==> flow/design.v <==
module Core (clk, addr_to_sram, read_data_sram, write_data, write_enable, sram_req, rom_req, addr_rom, read_data_rom, sram_op_done, clr, reg_write_enable, reg_read_index_1, reg_read_index_2, reg_write_index, reg_write_data, reg_read_data_1, reg_read_data_2);
	input clk, clr, sram_op_done;  
	output reg[18:0] addr_to_sram;
	output reg[17:0] addr_rom;  
	input[7:0] read_data_sram, read_data_rom;  
	output reg write_enable, sram_req, rom_req;  
	output reg[7:0] write_data;  
	output reg reg_write_enable;
	output reg[3:0] reg_read_index_1, reg_read_index_2, reg_write_index;
	output reg[18:0] reg_write_data;
	input[18:0] reg_read_data_1, reg_read_data_2;
	parameter ADD = 5'b00000;
	parameter SUB = 5'b00001;
	parameter CMP = 5'b00010;
	parameter AND = 5'b00011;
	parameter OR = 5'b00100;
	parameter XOR = 5'b00101;
	parameter MOV = 5'b00110;
	parameter BLT = 5'b00111;
	parameter BLTE = 5'b01000;
	parameter LOAD = 5'b01001;
	parameter STORE = 5'b01010;
	parameter JR = 5'b01011;
	parameter BE = 5'b01100;
	parameter BNE = 5'b01101;
	parameter SHIFTLI = 5'b01110;
	parameter SHIFTRI = 5'b01111;
	parameter INC = 5'b11111;
	parameter ADDI = 5'b10000;
	parameter SUBI = 5'b10001;
	parameter CMPI = 5'b10010;
	parameter ANDI = 5'b10011;
	parameter ORI = 5'b10100;
	parameter XORI = 5'b10101;
	parameter MOVI = 5'b10110;
	parameter LOADI = 5'b10111;
	parameter STOREI = 5'b11000;
	parameter JA = 5'b11001;
	parameter BEI = 5'b11010;
	parameter BNEI = 5'b11011;
	parameter BLTI = 5'b11100;
	parameter BLTEI = 5'b11101;
	parameter JS = 5'b11110;	
	parameter FETCH1 = 0;
	parameter DECODE1 = 1;
	parameter FETCH2 = 2;
	parameter DECODE2 = 3;
	parameter FETCH3 = 15;
	parameter DECODE3 = 16;
	parameter FETCH4 = 17;
	parameter DECODE4 = 18;
	parameter OPERATION = 4;
	parameter BRANCH = 5;
	parameter LOADSTATE = 6;
	parameter STORESTATE = 7;
	parameter I_OPERATION = 8;
	parameter I_BRANCH = 9;
	parameter I_LOAD = 10;
	parameter I_STORE = 11;
	parameter I_STORE2 = 19;
	parameter LOADSTATE2 = 12;
	parameter I_LOAD2 = 13;
	parameter STORESTATE2 = 14;
	reg[4:0] state; 
	reg[17:0] PC; 
	reg neg_flag; 
	reg zero_flag; 
	reg[4:0] OPCODE; 
	reg[19:0] immd; 
	reg load_sram; 
	always @ (*) begin
		addr_rom = 19'd0;
		sram_req = 1'b0;
		write_enable = 0;
		reg_write_data = 0;
		write_data = 0;
		reg_write_enable = 0;
		rom_req = 0;
		addr_to_sram = 0;
			if(state == FETCH1) begin
				rom_req = 1'b1;
				addr_rom = PC;
			end
			else if(state == DECODE1) begin
			end
			else if(state == FETCH2) begin
				rom_req = 1;
				addr_rom = PC;
			end
			else if(state == DECODE2) begin
			end
			if(state == FETCH3) begin
				rom_req = 1;
				addr_rom = PC;
			end
			else if(state == DECODE3) begin
			end
			else if(state == FETCH4) begin
				rom_req = 1;
				addr_rom = PC;
			end
			else if(state == DECODE4) begin
			end
			else if(state == OPERATION) begin
				reg_write_enable = 1'b1;
				case(OPCODE)
					ADD: begin
							reg_write_data = reg_read_data_1 + reg_read_data_2;
					end
					SUB: begin
							reg_write_data = reg_read_data_1 - reg_read_data_2;
					end
					CMP: begin
							reg_write_data = reg_read_data_1 - reg_read_data_2;
					end
					AND: begin
							reg_write_data = reg_read_data_1 & reg_read_data_2;
					end
					OR: begin
							reg_write_data = reg_read_data_1 | reg_read_data_2;
					end
					XOR: begin
							reg_write_data = reg_read_data_1 ^ reg_read_data_2;
					end
					MOV: begin
							reg_write_data = reg_read_data_2;
					end
					SHIFTLI: begin
							reg_write_data = reg_read_data_1 << reg_read_index_2;
					end
					SHIFTRI: begin
							reg_write_data = reg_read_data_1 >> reg_read_index_2;
					end
					INC: begin
							reg_write_data = reg_read_data_1 + 1'b1;
					end
				endcase
				if(OPCODE == CMP) begin
					reg_write_enable = 1'b0;
				end
			end
			else if(state == I_BRANCH) begin
				if(OPCODE == JS) begin
						reg_write_data = PC;  
						reg_write_enable = 1;
				end
			end
			else if(state == LOADSTATE) begin
				if(reg_read_data_2 <= 20'hF)
					sram_req = 1'b1;
				else
					rom_req = 1;
				addr_to_sram = {reg_read_data_2};  
				addr_rom = {reg_read_data_2};
			end
			else if(state == LOADSTATE2) begin
				reg_write_data = load_sram ? read_data_sram : read_data_rom;  
				reg_write_enable = 1;
			end
			else if(state == I_LOAD) begin
				if(immd <= 20'hF)
					sram_req = 1'b1;
				else
					rom_req = 1;
				addr_to_sram = {immd};
				addr_rom = {immd};
			end
			else if(state == I_LOAD2) begin
				reg_write_data = load_sram ? read_data_sram : read_data_rom;  
				reg_write_enable = 1;
			end
			else if(state == STORESTATE) begin
				sram_req = 1'b1;
				write_enable = 1;
				addr_to_sram = {reg_read_data_2};
				write_data = reg_read_data_1[7:0];
			end 
			else if(state == I_STORE) begin
				sram_req = 1'b1;
				addr_to_sram = {immd};
				write_data = reg_read_data_1[7:0];
				write_enable = 1;
			end
			else if(state == I_OPERATION) begin
				reg_write_enable = 1'b1;
				case(OPCODE)
					ADDI: begin
							reg_write_data = reg_read_data_1 + immd;
					end
					SUBI:begin
							reg_write_data = reg_read_data_1 - immd;
					end
					CMPI: begin
							reg_write_data = reg_read_data_1 - immd;
					end
					ANDI: begin
							reg_write_data = reg_read_data_1 & immd;
					end
					ORI: begin
							reg_write_data = reg_read_data_1 | immd;
					end
					XORI: begin
							reg_write_data = reg_read_data_1 ^ immd;
					end
					MOVI: begin
							reg_write_data = immd;
					end
				endcase
				if(OPCODE == CMPI) begin
					reg_write_enable = 1'b0;
				end
			end
	end
	always @ (posedge clk or negedge clr) begin
			if(~clr) begin
				state <= FETCH1;
				PC <= 0;
			end
			else if(state == FETCH1) begin
				state <= DECODE1;
				PC <= PC + 1'b1;
			end
			else if(state == DECODE1) begin
				OPCODE <= read_data_rom[7:3];
				state <= FETCH2;
			end
			else if(state == FETCH2) begin
				state <= DECODE2;
				PC <= PC + 1'b1;
			end
			else if(state == DECODE2) begin
					reg_read_index_1 <= read_data_rom[7:4];	
					reg_read_index_2 <= read_data_rom[3:0];
					reg_write_index <= read_data_rom[7:4];
					immd[19:16] <= read_data_rom[3:0];
					if(OPCODE == INC || OPCODE <= MOV || OPCODE == SHIFTLI || OPCODE == SHIFTRI) begin
						state <= OPERATION;
					end
					else if(OPCODE[4] == 1'b1) begin
						state <= FETCH3;
					end
					else if(OPCODE == LOAD) begin
						state <= LOADSTATE;
					end
					else if(OPCODE == STORE) begin
						state <= STORESTATE;
					end
					else begin
						state <= BRANCH;
					end
			end
			else if(state == FETCH3) begin
				state <= DECODE3;
				PC <= PC + 1'b1;
			end
			else if(state == DECODE3) begin
				state <= FETCH4;
				immd[15:8] <= read_data_rom;
			end
			else if(state == FETCH4) begin
				state <= DECODE4;
				PC <= PC + 1'b1;
			end
			else if(state == DECODE4) begin
				immd[7:0] <= read_data_rom;
				if(OPCODE <= MOVI) 
					state <= I_OPERATION;
				else if(OPCODE == LOADI)
					state <= I_LOAD;
				else if(OPCODE == STOREI)
					state <= I_STORE;
				else begin
					if(OPCODE == JS) 
						reg_write_index <= 4'd3;
					state <= I_BRANCH;
				end
			end
			else if(state == OPERATION || state == I_OPERATION) begin
				if(reg_write_data == 0) begin
					zero_flag <= 1; 
				end
				else begin
					zero_flag <= 0;
				end
				if(reg_write_data[18] == 1'b1) begin
					neg_flag <= 1;
				end
				else begin
					neg_flag <= 0;
				end
				state <= FETCH1;
			end
			else if(state == BRANCH) begin
				case(OPCODE)
					BLT: begin
						if(neg_flag) 
							PC <= reg_read_data_1;
					end
					BLTE: begin
						if(neg_flag || zero_flag) 
							PC <= reg_read_data_1;
					end
					JR: begin
						PC <= reg_read_data_1;
					end
					BE: begin
						if(zero_flag)
							PC <= reg_read_data_1;
					end
					BNE: begin
						if(!zero_flag) 
							PC <= reg_read_data_1;
					end
				endcase
				state <= FETCH1;
			end 
			else if(state == I_BRANCH) begin
				case(OPCODE)
					BLTI: begin
						if(neg_flag) 
							PC <= immd;
					end
					BLTEI: begin
						if(neg_flag || zero_flag) 
							PC <= immd;
					end
					JA: begin
						PC <= immd;
					end
					JS: begin
						PC <= immd;
					end
					BEI: begin
						if(zero_flag)
							PC <= immd;
					end
					BNEI: begin
						if(!zero_flag) 
							PC <= immd;
					end
				endcase
				state <= FETCH1;
			end
			else if(state == STORESTATE) begin
				state <= STORESTATE2;
			end
			else if(state == STORESTATE2) begin
				if(sram_op_done)
					state <= FETCH1;
				else
					state <= STORESTATE;
			end
			else if(state == I_STORE) begin
				state <= I_STORE2;
			end
			else if(state == I_STORE2) begin
				if(sram_op_done)
					state <= FETCH1;
				else
					state <= I_STORE;
			end
			else if(state == LOADSTATE) begin
				if(reg_read_data_2 <= 20'hF)
					load_sram <= 1'b1;
				else 
					load_sram <= 1'b0;
				state <= LOADSTATE2;
			end
			else if(state == LOADSTATE2) begin
				if((sram_op_done && load_sram) || ~load_sram)
					state <= FETCH1;
				else 
					state <= LOADSTATE;
			end
			else if(state == I_LOAD) begin
				if(immd <= 20'hF)
					load_sram <= 1'b1;
				else
					load_sram <= 1'b0;
				state <= I_LOAD2;
			end
			else if(state == I_LOAD2) begin
				if((sram_op_done && load_sram) || ~load_sram)
					state <= FETCH1;
				else
					state <= I_LOAD;
			end
	end
endmodule
module Register_File (clk,
					  we,
					  read_index_1,
					  read_index_2,
					  write_index,
					  write_data,
					  read_data_1,
					  read_data_2);
	input clk, we;
	input[3:0] read_index_1, read_index_2, write_index;
	input[18:0] write_data;
	output reg[18:0] read_data_1, read_data_2;
	reg [15:0] sp;
	reg [15:0] fp;
	reg [18:0] ra;
	reg [18:0] a0;
	reg [18:0] a1;
	reg [15:0] m0;
	reg [15:0] m1;
	reg [15:0] rv;
	reg [15:0] v0;
	reg [15:0] v1;
	reg [15:0] p0;
	reg [15:0] p1;
	reg [15:0] p2;
	reg [15:0] p3;
	reg [15:0] p4;
	always@(*) 
	begin
		case(read_index_1)
			0: read_data_1 = 0;
			1: read_data_1 = sp;
			2: read_data_1 = fp;
			3: read_data_1 = ra;
			4: read_data_1 = a0;
			5: read_data_1 = a1;
			6: read_data_1 = m0;
			7: read_data_1 = m1;
			8: read_data_1 = rv;
			9: read_data_1 = v0;
			10: read_data_1 = v1;
			11: read_data_1 = p0;
			12: read_data_1 = p1;
			13: read_data_1 = p2;
			14: read_data_1 = p3;
			15: read_data_1 = p4;
		endcase
	end
	always@(*) 
	begin
		case(read_index_2)
			0: read_data_2 = 0;
			1: read_data_2 = sp;
			2: read_data_2 = fp;
			3: read_data_2 = ra;
			4: read_data_2 = a0;
			5: read_data_2 = a1;
			6: read_data_2 = m0;
			7: read_data_2 = m1;
			8: read_data_2 = rv;
			9: read_data_2 = v0;
			10: read_data_2 = v1;
			11: read_data_2 = p0;
			12: read_data_2 = p1;
			13: read_data_2 = p2;
			14: read_data_2 = p3;
			15: read_data_2 = p4;
		endcase
	end
	always@(posedge clk)begin
		if(we) begin
			case(write_index)
				1: sp <= write_data;
				2: fp <= write_data;
				3: ra <= write_data;
				4: a0 <= write_data;
				5: a1 <= write_data;
				6: m0 <= write_data;
				7: m1 <= write_data;
				8: rv <= write_data;
				9: v0 <= write_data;
				10: v1 <= write_data;
				11: p0 <= write_data;
				12: p1 <= write_data;
				13: p2 <= write_data;
				14: p3 <= write_data;
				15: p4 <= write_data;
		endcase
	end
	end
endmodule
module core_top (
	input clk,
	input clr,
	output rom_req,
	output [17:0] rom_addr,
	input [7:0] rom_data,
	output sram_req,
	output sram_we,
	output [18:0] sram_addr,
	output [7:0] sram_wdata,
	input [7:0] sram_rdata,
	input sram_done
	);
	wire reg_write_enable;
	wire[3:0] reg_read_index_1, reg_read_index_2, reg_write_index;
	wire[18:0] reg_write_data, reg_read_data_1, reg_read_data_2;
	Core _Core(.clk(clk),
			   .addr_to_sram(sram_addr),
			   .read_data_sram(sram_rdata),
			   .write_data(sram_wdata),
			   .write_enable(sram_we),
			   .sram_req(sram_req),
			   .rom_req(rom_req),
			   .addr_rom(rom_addr),
			   .read_data_rom(rom_data),
			   .sram_op_done(sram_done),
			   .clr(clr),
			   .reg_write_enable(reg_write_enable),
			   .reg_read_index_1(reg_read_index_1),
			   .reg_read_index_2(reg_read_index_2),
			   .reg_write_index(reg_write_index),
			   .reg_write_data(reg_write_data),
			   .reg_read_data_1(reg_read_data_1),
			   .reg_read_data_2(reg_read_data_2));
	Register_File _RegisterFile(.clk(clk),
							    .we(reg_write_enable),
							    .read_index_1(reg_read_index_1),
							    .read_index_2(reg_read_index_2),
							    .write_index(reg_write_index),
							    .write_data(reg_write_data),
							    .read_data_1(reg_read_data_1),
							    .read_data_2(reg_read_data_2));
endmodule
From RTL to reports: core_top
Module core_top before and after one edit of its RTL, step after step.
Lines under "before" count in the file above, lines under "after" in the edited file.
"change" is "after" less "before", of the values as shown; "change_rel_pct" is that difference over "before", in percent.
Library cell names are shortened.
{"block": "inputs", "design": "core_top", "clk_port": "clk", "cell_library": "sky130hd", "corner": "tt_025C_1v80"}

Diff
Unified diff, file above to edited file.
A script made this edit. It changes what the design does and was not meant as an optimisation.
begin of diff
@@ -106,5 +106,5 @@
 				case(OPCODE)
 					ADD: begin
-							reg_write_data = reg_read_data_1 + reg_read_data_2;
+							reg_write_data = reg_read_data_1 ^ reg_read_data_2;
 					end
 					SUB: begin
end of diff

After elaboration
Source: Yosys, flattened and elaborated, memories not mapped. Widths are those after wreduce. Registers that Yosys merges into a memory's read port (data or address) are not register bits. Print and check cells do not count. Equal cells are merged and count once.
{"block": "word_totals", "element": "regBits", "before": 308, "after": 308, "change": 0, "change_rel_pct": 0.00}
{"block": "word_totals", "element": "latch_bits", "before": 0, "after": 0, "change": 0}
{"block": "word_totals", "element": "ram_bits", "before": 0, "after": 0, "change": 0}
{"block": "word_totals", "element": "rom_bits", "before": 0, "after": 0, "change": 0}
{"block": "word_totals", "element": "clocked_rd_ports_x_width", "before": 0, "after": 0, "change": 0}
{"block": "word_totals", "element": "mem_count", "before": 0, "after": 0, "change": 0}
{"block": "word_totals", "element": "input_bits", "before": 19, "after": 19, "change": 0, "change_rel_pct": 0.00}
{"block": "word_totals", "element": "output_inout_bits", "before": 48, "after": 48, "change": 0, "change_rel_pct": 0.00}
{"block": "word_totals", "element": "elab_cells", "before": 393, "after": 393, "change": 0, "change_rel_pct": 0.00}
{"block": "op_classes", "element": "addsub", "before": 6, "after": 5, "change": -1, "change_rel_pct": -16.67}
{"block": "op_classes", "element": "multipliers", "before": 0, "after": 0, "change": 0}
{"block": "op_classes", "element": "div_mod_pow", "before": 0, "after": 0, "change": 0}
{"block": "op_classes", "element": "n_cmp", "before": 4, "after": 4, "change": 0, "change_rel_pct": 0.00}
{"block": "op_classes", "element": "eq_ne", "before": 116, "after": 116, "change": 0, "change_rel_pct": 0.00}
{"block": "op_classes", "element": "shifts", "before": 2, "after": 2, "change": 0, "change_rel_pct": 0.00}
{"block": "op_classes", "element": "n_mux", "before": 173, "after": 173, "change": 0, "change_rel_pct": 0.00}
{"block": "op_classes", "element": "n_logic", "before": 22, "after": 22, "change": 0, "change_rel_pct": 0.00}
{"block": "op_classes", "element": "reduce_and_logical", "before": 44, "after": 45, "change": 1, "change_rel_pct": 2.27}
{"block": "ops", "cell": "2-bit OR reduction", "before": 3, "after": 4, "change": 1, "change_rel_pct": 33.33}
{"block": "ops", "cell": "19-bit adder", "before": 2, "after": 1, "change": -1, "change_rel_pct": -50.00}
{"block": "ops", "cell": "19-bit case mux with 9-bit select", "before": 1, "after": 0, "change": -1, "change_rel_pct": -100.00}
{"block": "ops", "cell": "19-bit case mux with 8-bit select", "before": 0, "after": 1, "change": 1}
Unchanged operator kinds not shown: 62.

Logic depth
Depth = most cells in a row (Yosys ltp): at word level without a register or memory, in the mapped netlist without a sequential cell, where the memories' decode and read muxes count.
{"block": "depth", "element": "word_depth", "before": 22, "after": 22, "change": 0, "change_rel_pct": 0.00}
{"block": "depth", "element": "abc_area", "before": "0", "after": "0"}
{"block": "depth", "element": "depth_mapped", "before": 29, "after": 30, "change": 1, "change_rel_pct": 3.45}
{"block": "depth", "element": "depth_no_buf", "before": 25, "after": 23, "change": -2, "change_rel_pct": -8.00}

Mapped cells and area
Yosys stat after the flow's synthesis: flattened, memories mapped to cells. It holds for the ABC_AREA given above (unset counts as 0); a run with the other value may have another netlist.
{"block": "by_type", "cell_type": "o21ai_0", "before": 170, "after": 121, "change": -49, "change_rel_pct": -28.82}
{"block": "by_type", "cell_type": "clkbuf_1", "before": 133, "after": 99, "change": -34, "change_rel_pct": -25.56}
{"block": "by_type", "cell_type": "nand2_1", "before": 198, "after": 225, "change": 27, "change_rel_pct": 13.64}
{"block": "by_type", "cell_type": "mux2i_1", "before": 80, "after": 106, "change": 26, "change_rel_pct": 32.50}
{"block": "by_type", "cell_type": "a32o_1", "before": 26, "after": 4, "change": -22, "change_rel_pct": -84.62}
{"block": "by_type", "cell_type": "nand3b_1", "before": 40, "after": 61, "change": 21, "change_rel_pct": 52.50}
{"block": "by_type", "cell_type": "a21oi_1", "before": 209, "after": 191, "change": -18, "change_rel_pct": -8.61}
{"block": "by_type", "cell_type": "a221oi_1", "before": 50, "after": 32, "change": -18, "change_rel_pct": -36.00}
{"block": "by_type", "cell_type": "nand3_1", "before": 89, "after": 76, "change": -13, "change_rel_pct": -14.61}
{"block": "by_type", "cell_type": "nor3_1", "before": 52, "after": 65, "change": 13, "change_rel_pct": 25.00}
{"block": "by_type", "cell_type": "a22o_1", "before": 31, "after": 44, "change": 13, "change_rel_pct": 41.94}
{"block": "by_type", "cell_type": "o31ai_1", "before": 9, "after": 21, "change": 12, "change_rel_pct": 133.33}
{"block": "by_type", "cell_type": "a31oi_1", "before": 46, "after": 35, "change": -11, "change_rel_pct": -23.91}
{"block": "by_type", "cell_type": "nand2b_1", "before": 41, "after": 30, "change": -11, "change_rel_pct": -26.83}
{"block": "by_type", "cell_type": "nor2b_1", "before": 39, "after": 28, "change": -11, "change_rel_pct": -28.21}
{"block": "by_type", "cell_type": "and3_1", "before": 33, "after": 22, "change": -11, "change_rel_pct": -33.33}
{"block": "by_type", "cell_type": "nand4_1", "before": 17, "after": 28, "change": 11, "change_rel_pct": 64.71}
{"block": "by_type", "cell_type": "o211ai_1", "before": 35, "after": 26, "change": -9, "change_rel_pct": -25.71}
Unchanged cell types not shown: 10.
The list need not be complete.
{"block": "synth_totals", "element": "stdcells", "before": 2659, "after": 2623, "change": -36, "change_rel_pct": -1.35}
{"block": "synth_totals", "element": "synth_area_um2", "before": 24748.7, "after": 24911.4, "change": 162.7, "change_rel_pct": 0.66}
{"block": "synth_totals", "element": "seqArea_um2", "before": 9510.4, "after": 9510.4, "change": 0.0, "change_rel_pct": 0.00}
{"block": "synth_totals", "element": "ff_cells", "before": 323, "after": 323, "change": 0, "change_rel_pct": 0.00}
{"block": "synth_totals", "element": "buf_cells", "before": 213, "after": 192, "change": -21, "change_rel_pct": -9.86}
By module: a second synthesis without flattening, with its own total; a netlist apart from the flattened one above.
{"block": "hier_totals", "element": "hier_cells", "before": 2515, "after": 2469, "change": -46, "change_rel_pct": -1.83}
{"block": "hier_totals", "element": "hier_area_um2", "before": 24188.2, "after": 24257.0, "change": 68.8, "change_rel_pct": 0.28}
Rows give one instance, submodules left out.
{"block": "by_module_before", "module": "Core", "instances": 1, "cells": 1640, "mod_area_um2": 12346.8, "seq_area_um2": 2033.2}
{"block": "by_module_before", "module": "Register_File", "instances": 1, "cells": 875, "mod_area_um2": 11841.4, "seq_area_um2": 7477.2}
{"block": "by_module_before", "module": "core_top", "instances": 1, "cells": 0, "mod_area_um2": 0.0, "seq_area_um2": 0.0}
{"block": "by_module_after", "module": "Core", "instances": 1, "cells": 1594, "mod_area_um2": 12415.7, "seq_area_um2": 2033.2}
{"block": "by_module_after", "module": "Register_File", "instances": 1, "cells": 875, "mod_area_um2": 11841.4, "seq_area_um2": 7477.2}
{"block": "by_module_after", "module": "core_top", "instances": 1, "cells": 0, "mod_area_um2": 0.0, "seq_area_um2": 0.0}

Worst setup path after synthesis
Source: OpenSTA report_checks on the synthesized netlist (no wires, ideal clock, input and output delay 20% of the period each), path of least setup slack; recovery checks are left aside. Register names are those of the netlist, which keeps one name where synthesis merged equal registers.
{"block": "synth_timing", "element": "path_type", "before": "flip-flop to flip-flop", "after": "flip-flop to flip-flop"}
{"block": "synth_timing", "element": "startpoint", "before": "reg (no name shown)", "after": "reg _Core.reg_read_index_2[3]"}
{"block": "synth_timing", "element": "endpoint", "before": "reg _Core.zero_flag", "after": "reg _Core.zero_flag"}
{"block": "synth_timing", "element": "clock_period_ps", "before": 9000, "after": 9000, "change": 0, "change_rel_pct": 0.00}
{"block": "synth_timing", "element": "setup_time_ps", "before": 170, "after": 291, "change": 121}
{"block": "synth_timing", "element": "launch_ps", "before": 0, "after": 0, "change": 0}
{"block": "synth_timing", "element": "arrival_ps", "before": 6709, "after": 6586, "change": -123, "change_rel_pct": -1.83}
{"block": "synth_timing", "element": "t_required_ps", "before": 8830, "after": 8709, "change": -121, "change_rel_pct": -1.37}
{"block": "synth_timing", "element": "setup_slack_ps", "before": 2120, "after": 2122, "change": 2}
{"block": "synth_timing", "element": "path_delay_ps", "before": 6879, "after": 6877, "change": -2, "change_rel_pct": -0.03}
{"block": "synth_timing", "element": "stages", "before": 28, "after": 30, "change": 2, "change_rel_pct": 7.14}
{"block": "synth_timing", "element": "n_path_buf", "before": 5, "after": 7, "change": 2, "change_rel_pct": 40.00}
{"block": "synth_timing", "element": "period_less_setup_slack_ps", "before": 6880, "after": 6878, "change": -2, "change_rel_pct": -0.03}
"path_delay_ps" is the arrival time less input delay plus setup time.
"stages" counts driving pins, that of a launching flip-flop among them; a cell with two outputs on the path counts twice.
"period_less_setup_slack_ps" = period - worst setup slack (recovery checks aside). The figure is calculated, with input and output delays left at 20% of the set period.
The rows between start and end are the longest chain of elaborated cells between them; the timing report does not say that the signal goes this way. Where chains are equally long, one stands for them.
Each line given opens the expression or statement behind the cell; cells for indexed reads and writes are added by Yosys, which also makes memories of some case tables.
{"block": "synth_via_before", "cell_sequence": "edfxtp_1 buf_2 buf_2 buf_2 buf_2 buf_2 mux2_2 a32o_1 a221oi_1 o221ai_1 or3_1 nor2_1 and4_1 nor2_1 xnor2_1 nor2_1 ha_1 and3_1 o21a_1 a2111oi_0 o31ai_1 xor2_1 a221oi_1 a21oi_2 or4_1 or4_1 or4_1 nor4_2", "cone_cells": 46, "cone_classes": "4 x add/sub; 15 x eq/ne; 2 x shift; 17 x mux; 6 x logic; 2 x reduce/logical"}
{"block": "synth_rtl_before", "element": "to (assign)", "line": 280, "rtl": "zero_flag <= 1;"}
{"block": "synth_rtl_before", "element": "to (assign)", "line": 283, "rtl": "zero_flag <= 0;"}
{"block": "synth_rtl_before", "element": "to (decl)", "line": 67, "rtl": "reg zero_flag;"}
before: Chain of elaborated cells between the ends: none given.
Some nets on the timed path still bear RTL names; the line given drives or declares the net.
{"block": "synth_nets_before", "signal": "_Core.reg_write_data[12]", "line": 92, "rtl": "if(state == FETCH3) begin"}
{"block": "synth_via_after", "cell_sequence": "edfxtp_1 buf_4 buf_6 buf_6 buf_6 buf_2 buf_1 mux2i_1 nor2_1 o21ai_0 o2111ai_1 inv_1 ha_1 and3_1 clkbuf_1 and2_1 nand4_1 xnor2_1 nor2_1 ha_1 or3_1 o21ai_0 a21oi_1 a211o_1 a21oi_1 xnor2_1 o211a_1 a2111oi_0 or4b_1 nor4_2", "elab_chain_len": 11, "cone_cells": 31, "cone_classes": "1 x add/sub; 15 x eq/ne; 2 x shift; 8 x mux; 3 x logic; 2 x reduce/logical"}
{"block": "synth_rtl_after", "element": "from (decl)", "line": 9, "rtl": "output reg[3:0] reg_read_index_1, reg_read_index_2, reg_write_index;"}
{"block": "synth_rtl_after", "element": "from (assign)", "line": 233, "rtl": "reg_read_index_2 <= read_data_rom[3:0];"}
{"block": "synth_rtl_after", "element": "4-bit == test", "line": 440, "rtl": "case(read_index_2)"}
{"block": "synth_rtl_after", "element": "19-bit case mux with 16-bit select", "line": 440}
{"block": "synth_rtl_after", "element": "19-bit subtractor", "line": 111, "rtl": "reg_write_data = reg_read_data_1 - reg_read_data_2;"}
{"block": "synth_rtl_after", "element": "19-bit case mux with 8-bit select", "line": 106, "rtl": "case(OPCODE)"}
{"block": "synth_rtl_after", "element": "19-bit 2-to-1 mux", "line": 104, "rtl": "else if(state == OPERATION) begin"}
{"block": "synth_rtl_after", "element": "19-bit 2-to-1 mux", "line": 102, "rtl": "else if(state == DECODE4) begin"}
{"block": "synth_rtl_after", "element": "19-bit 2-to-1 mux", "line": 98, "rtl": "else if(state == FETCH4) begin"}
{"block": "synth_rtl_after", "element": "19-bit 2-to-1 mux", "line": 96, "rtl": "else if(state == DECODE3) begin"}
{"block": "synth_rtl_after", "element": "19-bit 2-to-1 mux", "line": 92, "rtl": "if(state == FETCH3) begin"}
{"block": "synth_rtl_after", "element": "19-bit logical NOT", "line": 279, "rtl": "if(reg_write_data == 0) begin"}
{"block": "synth_rtl_after", "element": "1-bit 2-to-1 mux", "line": 279}
{"block": "synth_rtl_after", "element": "to (assign)", "line": 280, "rtl": "zero_flag <= 1;"}
{"block": "synth_rtl_after", "element": "to (assign)", "line": 283, "rtl": "zero_flag <= 0;"}
{"block": "synth_rtl_after", "element": "to (decl)", "line": 67, "rtl": "reg zero_flag;"}
{"block": "synth_nets_after", "signal": "_Core.reg_write_data[15]", "line": 92}

Timing after layout
Path of least setup slack in the final report of the runs of set A (OpenROAD, finished layout, wires in). Where an end is a register, its clock arrival counts in the times.
The path's times are printed in steps of 10 ps; the period is the one set.
{"block": "layout_timing", "element": "path_type", "before": "flip-flop to flip-flop", "after": "flip-flop to output port"}
{"block": "layout_timing", "element": "startpoint", "before": "reg _Core.reg_read_index_2[3]", "after": "reg (no name shown)"}
{"block": "layout_timing", "element": "endpoint", "before": "reg _Core.zero_flag", "after": "out rom_req"}
{"block": "layout_timing", "element": "clock_period_ps", "before": 8570, "after": 8570, "change": 0, "change_rel_pct": 0.00}
{"block": "layout_timing", "element": "out_delay_ps", "after": 1710}
{"block": "layout_timing", "element": "setup_time_ps", "before": 170}
{"block": "layout_timing", "element": "launch_ps", "before": 570, "after": 590, "change": 20, "change_rel_pct": 3.51}
{"block": "layout_timing", "element": "arrival_ps", "before": 8500, "after": 6440, "change": -2060, "change_rel_pct": -24.24}
{"block": "layout_timing", "element": "t_required_ps", "before": 8980, "after": 6860, "change": -2120, "change_rel_pct": -23.61}
{"block": "layout_timing", "element": "setup_slack_ps", "before": 470, "after": 410, "change": -60}
{"block": "layout_timing", "element": "stages", "before": 22, "after": 14, "change": -8, "change_rel_pct": -36.36}
{"block": "layout_timing", "element": "n_path_buf", "before": 1, "after": 2, "change": 1, "change_rel_pct": 100.00}
The rows between start and end are the longest chain of elaborated cells between them; the timing report does not say that the signal goes this way. Where chains are equally long, one stands for them.
{"block": "layout_via_before", "cell_sequence": "edfxtp_1 buf_4 nor2b_1 a22o_1 mux2_2 a211oi_2 nand3_1 o31ai_1 xnor2_1 nor2_1 ha_1 and3_1 o21a_1 a2111oi_0 o31ai_1 xor2_1 a221oi_1 a21oi_2 or4_1 or4_1 or4_1 nor4_2", "elab_chain_len": 11, "cone_cells": 32, "cone_classes": "2 x add/sub; 15 x eq/ne; 2 x shift; 8 x mux; 3 x logic; 2 x reduce/logical"}
{"block": "layout_rtl_before", "element": "from (decl)", "line": 9, "rtl": "output reg[3:0] reg_read_index_1, reg_read_index_2, reg_write_index;"}
{"block": "layout_rtl_before", "element": "from (assign)", "line": 233, "rtl": "reg_read_index_2 <= read_data_rom[3:0];"}
{"block": "layout_rtl_before", "element": "4-bit == test", "line": 440, "rtl": "case(read_index_2)"}
{"block": "layout_rtl_before", "element": "19-bit case mux with 16-bit select", "line": 440}
{"block": "layout_rtl_before", "element": "19-bit subtractor", "line": 111, "rtl": "reg_write_data = reg_read_data_1 - reg_read_data_2;"}
{"block": "layout_rtl_before", "element": "19-bit case mux with 9-bit select", "line": 106, "rtl": "case(OPCODE)"}
{"block": "layout_rtl_before", "element": "19-bit 2-to-1 mux", "line": 104, "rtl": "else if(state == OPERATION) begin"}
{"block": "layout_rtl_before", "element": "19-bit 2-to-1 mux", "line": 102, "rtl": "else if(state == DECODE4) begin"}
{"block": "layout_rtl_before", "element": "19-bit 2-to-1 mux", "line": 98, "rtl": "else if(state == FETCH4) begin"}
{"block": "layout_rtl_before", "element": "19-bit 2-to-1 mux", "line": 96, "rtl": "else if(state == DECODE3) begin"}
{"block": "layout_rtl_before", "element": "19-bit 2-to-1 mux", "line": 92, "rtl": "if(state == FETCH3) begin"}
{"block": "layout_rtl_before", "element": "19-bit logical NOT", "line": 279, "rtl": "if(reg_write_data == 0) begin"}
{"block": "layout_rtl_before", "element": "1-bit 2-to-1 mux", "line": 279}
{"block": "layout_rtl_before", "element": "to (assign)", "line": 280, "rtl": "zero_flag <= 1;"}
{"block": "layout_rtl_before", "element": "to (assign)", "line": 283, "rtl": "zero_flag <= 0;"}
{"block": "layout_rtl_before", "element": "to (decl)", "line": 67, "rtl": "reg zero_flag;"}
Some nets on the timed path still bear RTL names; the line given drives or declares the net.
{"block": "layout_nets_before", "signal": "_Core.reg_write_data[12]", "line": 92}
{"block": "layout_via_after", "cell_sequence": "edfxtp_1 buf_12 nor2b_1 a22o_1 a222oi_1 nand3_1 or4_4 and2b_1 o311ai_0 o21ai_0 nand2_1 a21oi_1 o21ai_0 clkdlybuf4s50_1", "elab_chain_len": 11, "cone_cells": 30, "cone_classes": "2 x compare; 15 x eq/ne; 12 x mux; 1 x reduce/logical"}
{"block": "layout_rtl_after", "element": "20-bit by 4-bit <= comparator with 1-bit output", "line": 161, "rtl": "if(immd <= 20'hF)"}
{"block": "layout_rtl_after", "element": "1-bit 2-to-1 mux", "line": 161}
{"block": "layout_rtl_after", "element": "1-bit 2-to-1 mux", "line": 160, "rtl": "else if(state == I_LOAD) begin"}
{"block": "layout_rtl_after", "element": "1-bit 2-to-1 mux", "line": 156, "rtl": "else if(state == LOADSTATE2) begin"}
{"block": "layout_rtl_after", "element": "1-bit 2-to-1 mux", "line": 148, "rtl": "else if(state == LOADSTATE) begin"}
{"block": "layout_rtl_after", "element": "1-bit 2-to-1 mux", "line": 142, "rtl": "else if(state == I_BRANCH) begin"}
{"block": "layout_rtl_after", "element": "1-bit 2-to-1 mux", "line": 104, "rtl": "else if(state == OPERATION) begin"}
{"block": "layout_rtl_after", "element": "1-bit 2-to-1 mux", "line": 102, "rtl": "else if(state == DECODE4) begin"}
{"block": "layout_rtl_after", "element": "1-bit 2-to-1 mux", "line": 98, "rtl": "else if(state == FETCH4) begin"}
{"block": "layout_rtl_after", "element": "1-bit 2-to-1 mux", "line": 96, "rtl": "else if(state == DECODE3) begin"}
{"block": "layout_rtl_after", "element": "1-bit 2-to-1 mux", "line": 92, "rtl": "if(state == FETCH3) begin"}
{"block": "layout_rtl_after", "element": "to (decl)", "line": 484, "rtl": "output rom_req,"}

Flow runs
Runs of the flow (Yosys, OpenROAD) on both versions; the two runs of a pair have the same settings. The constraints put input and output delay at 20% of the set period each and load the outputs with 0.01 pF.
{"block": "flow_settings_set_A", "CORE_UTILIZATION": 40, "PLACE_DENSITY": 0.6, "period_ns": 8.57, "CAP_MARGIN": 20, "CORE_MARGIN": 2, "SLEW_MARGIN": 20}
{"block": "results_set_A", "element": "synthesis_area_um2", "before": 24748.7, "after": 24911.4, "change": 162.7, "change_rel_pct": 0.66}
{"block": "results_set_A", "element": "total_die_area_um2", "before": 63877.5, "after": 64290.1, "change": 412.6, "change_rel_pct": 0.65}
{"block": "results_set_A", "element": "layout_stdcell_area_um2", "before": 28085.7, "after": 28192.0, "change": 106.3, "change_rel_pct": 0.38}
{"block": "results_set_A", "element": "post_route_util_pct", "before": 45.7, "after": 45.8, "change": 0.1}
{"block": "results_set_A", "element": "setup_ws_ps", "before": 473, "after": 413, "change": -60}
{"block": "results_set_A", "element": "setup_tns_ps", "before": 0, "after": 0, "change": 0}
{"block": "results_set_A", "element": "achieved_clock_period_ps", "before": 8097, "after": 8157, "change": 60, "change_rel_pct": 0.74}
{"block": "flow_settings_set_B", "ABC_AREA": 0, "CORE_ASPECT_RATIO": 1.53, "CORE_UTILIZATION": 32, "CTS_CLUSTER_DIAMETER": 264, "GPL_ROUTABILITY_DRIVEN": 0, "GPL_TIMING_DRIVEN": 1, "MAX_ROUTING_LAYER": "met4", "PLACE_DENSITY_LB_ADDON": 0.29, "TNS_END_PERCENT": 55, "period_ns": 13.0, "CAP_MARGIN": 20, "CORE_MARGIN": 2, "SLEW_MARGIN": 20}
{"block": "results_set_B", "element": "synthesis_area_um2", "before": 24748.7, "after": 24911.4, "change": 162.7, "change_rel_pct": 0.66}
{"block": "results_set_B", "element": "total_die_area_um2", "before": 79630.6, "after": 80147.5, "change": 516.9, "change_rel_pct": 0.65}
{"block": "results_set_B", "element": "layout_stdcell_area_um2", "before": 27815.4, "after": 27944.3, "change": 128.9, "change_rel_pct": 0.46}
{"block": "results_set_B", "element": "post_route_util_pct", "before": 36.2, "after": 36.2, "change": 0.0}
{"block": "results_set_B", "element": "setup_ws_ps", "before": 4082, "after": 4163, "change": 81}
{"block": "results_set_B", "element": "setup_tns_ps", "before": 0, "after": 0, "change": 0}
{"block": "results_set_B", "element": "achieved_clock_period_ps", "before": 8918, "after": 8837, "change": -81, "change_rel_pct": -0.91}
"achieved_clock_period_ps" means the clock period less the worst setup slack. The figure is calculated, with input and output delays left at 20% of the set period.
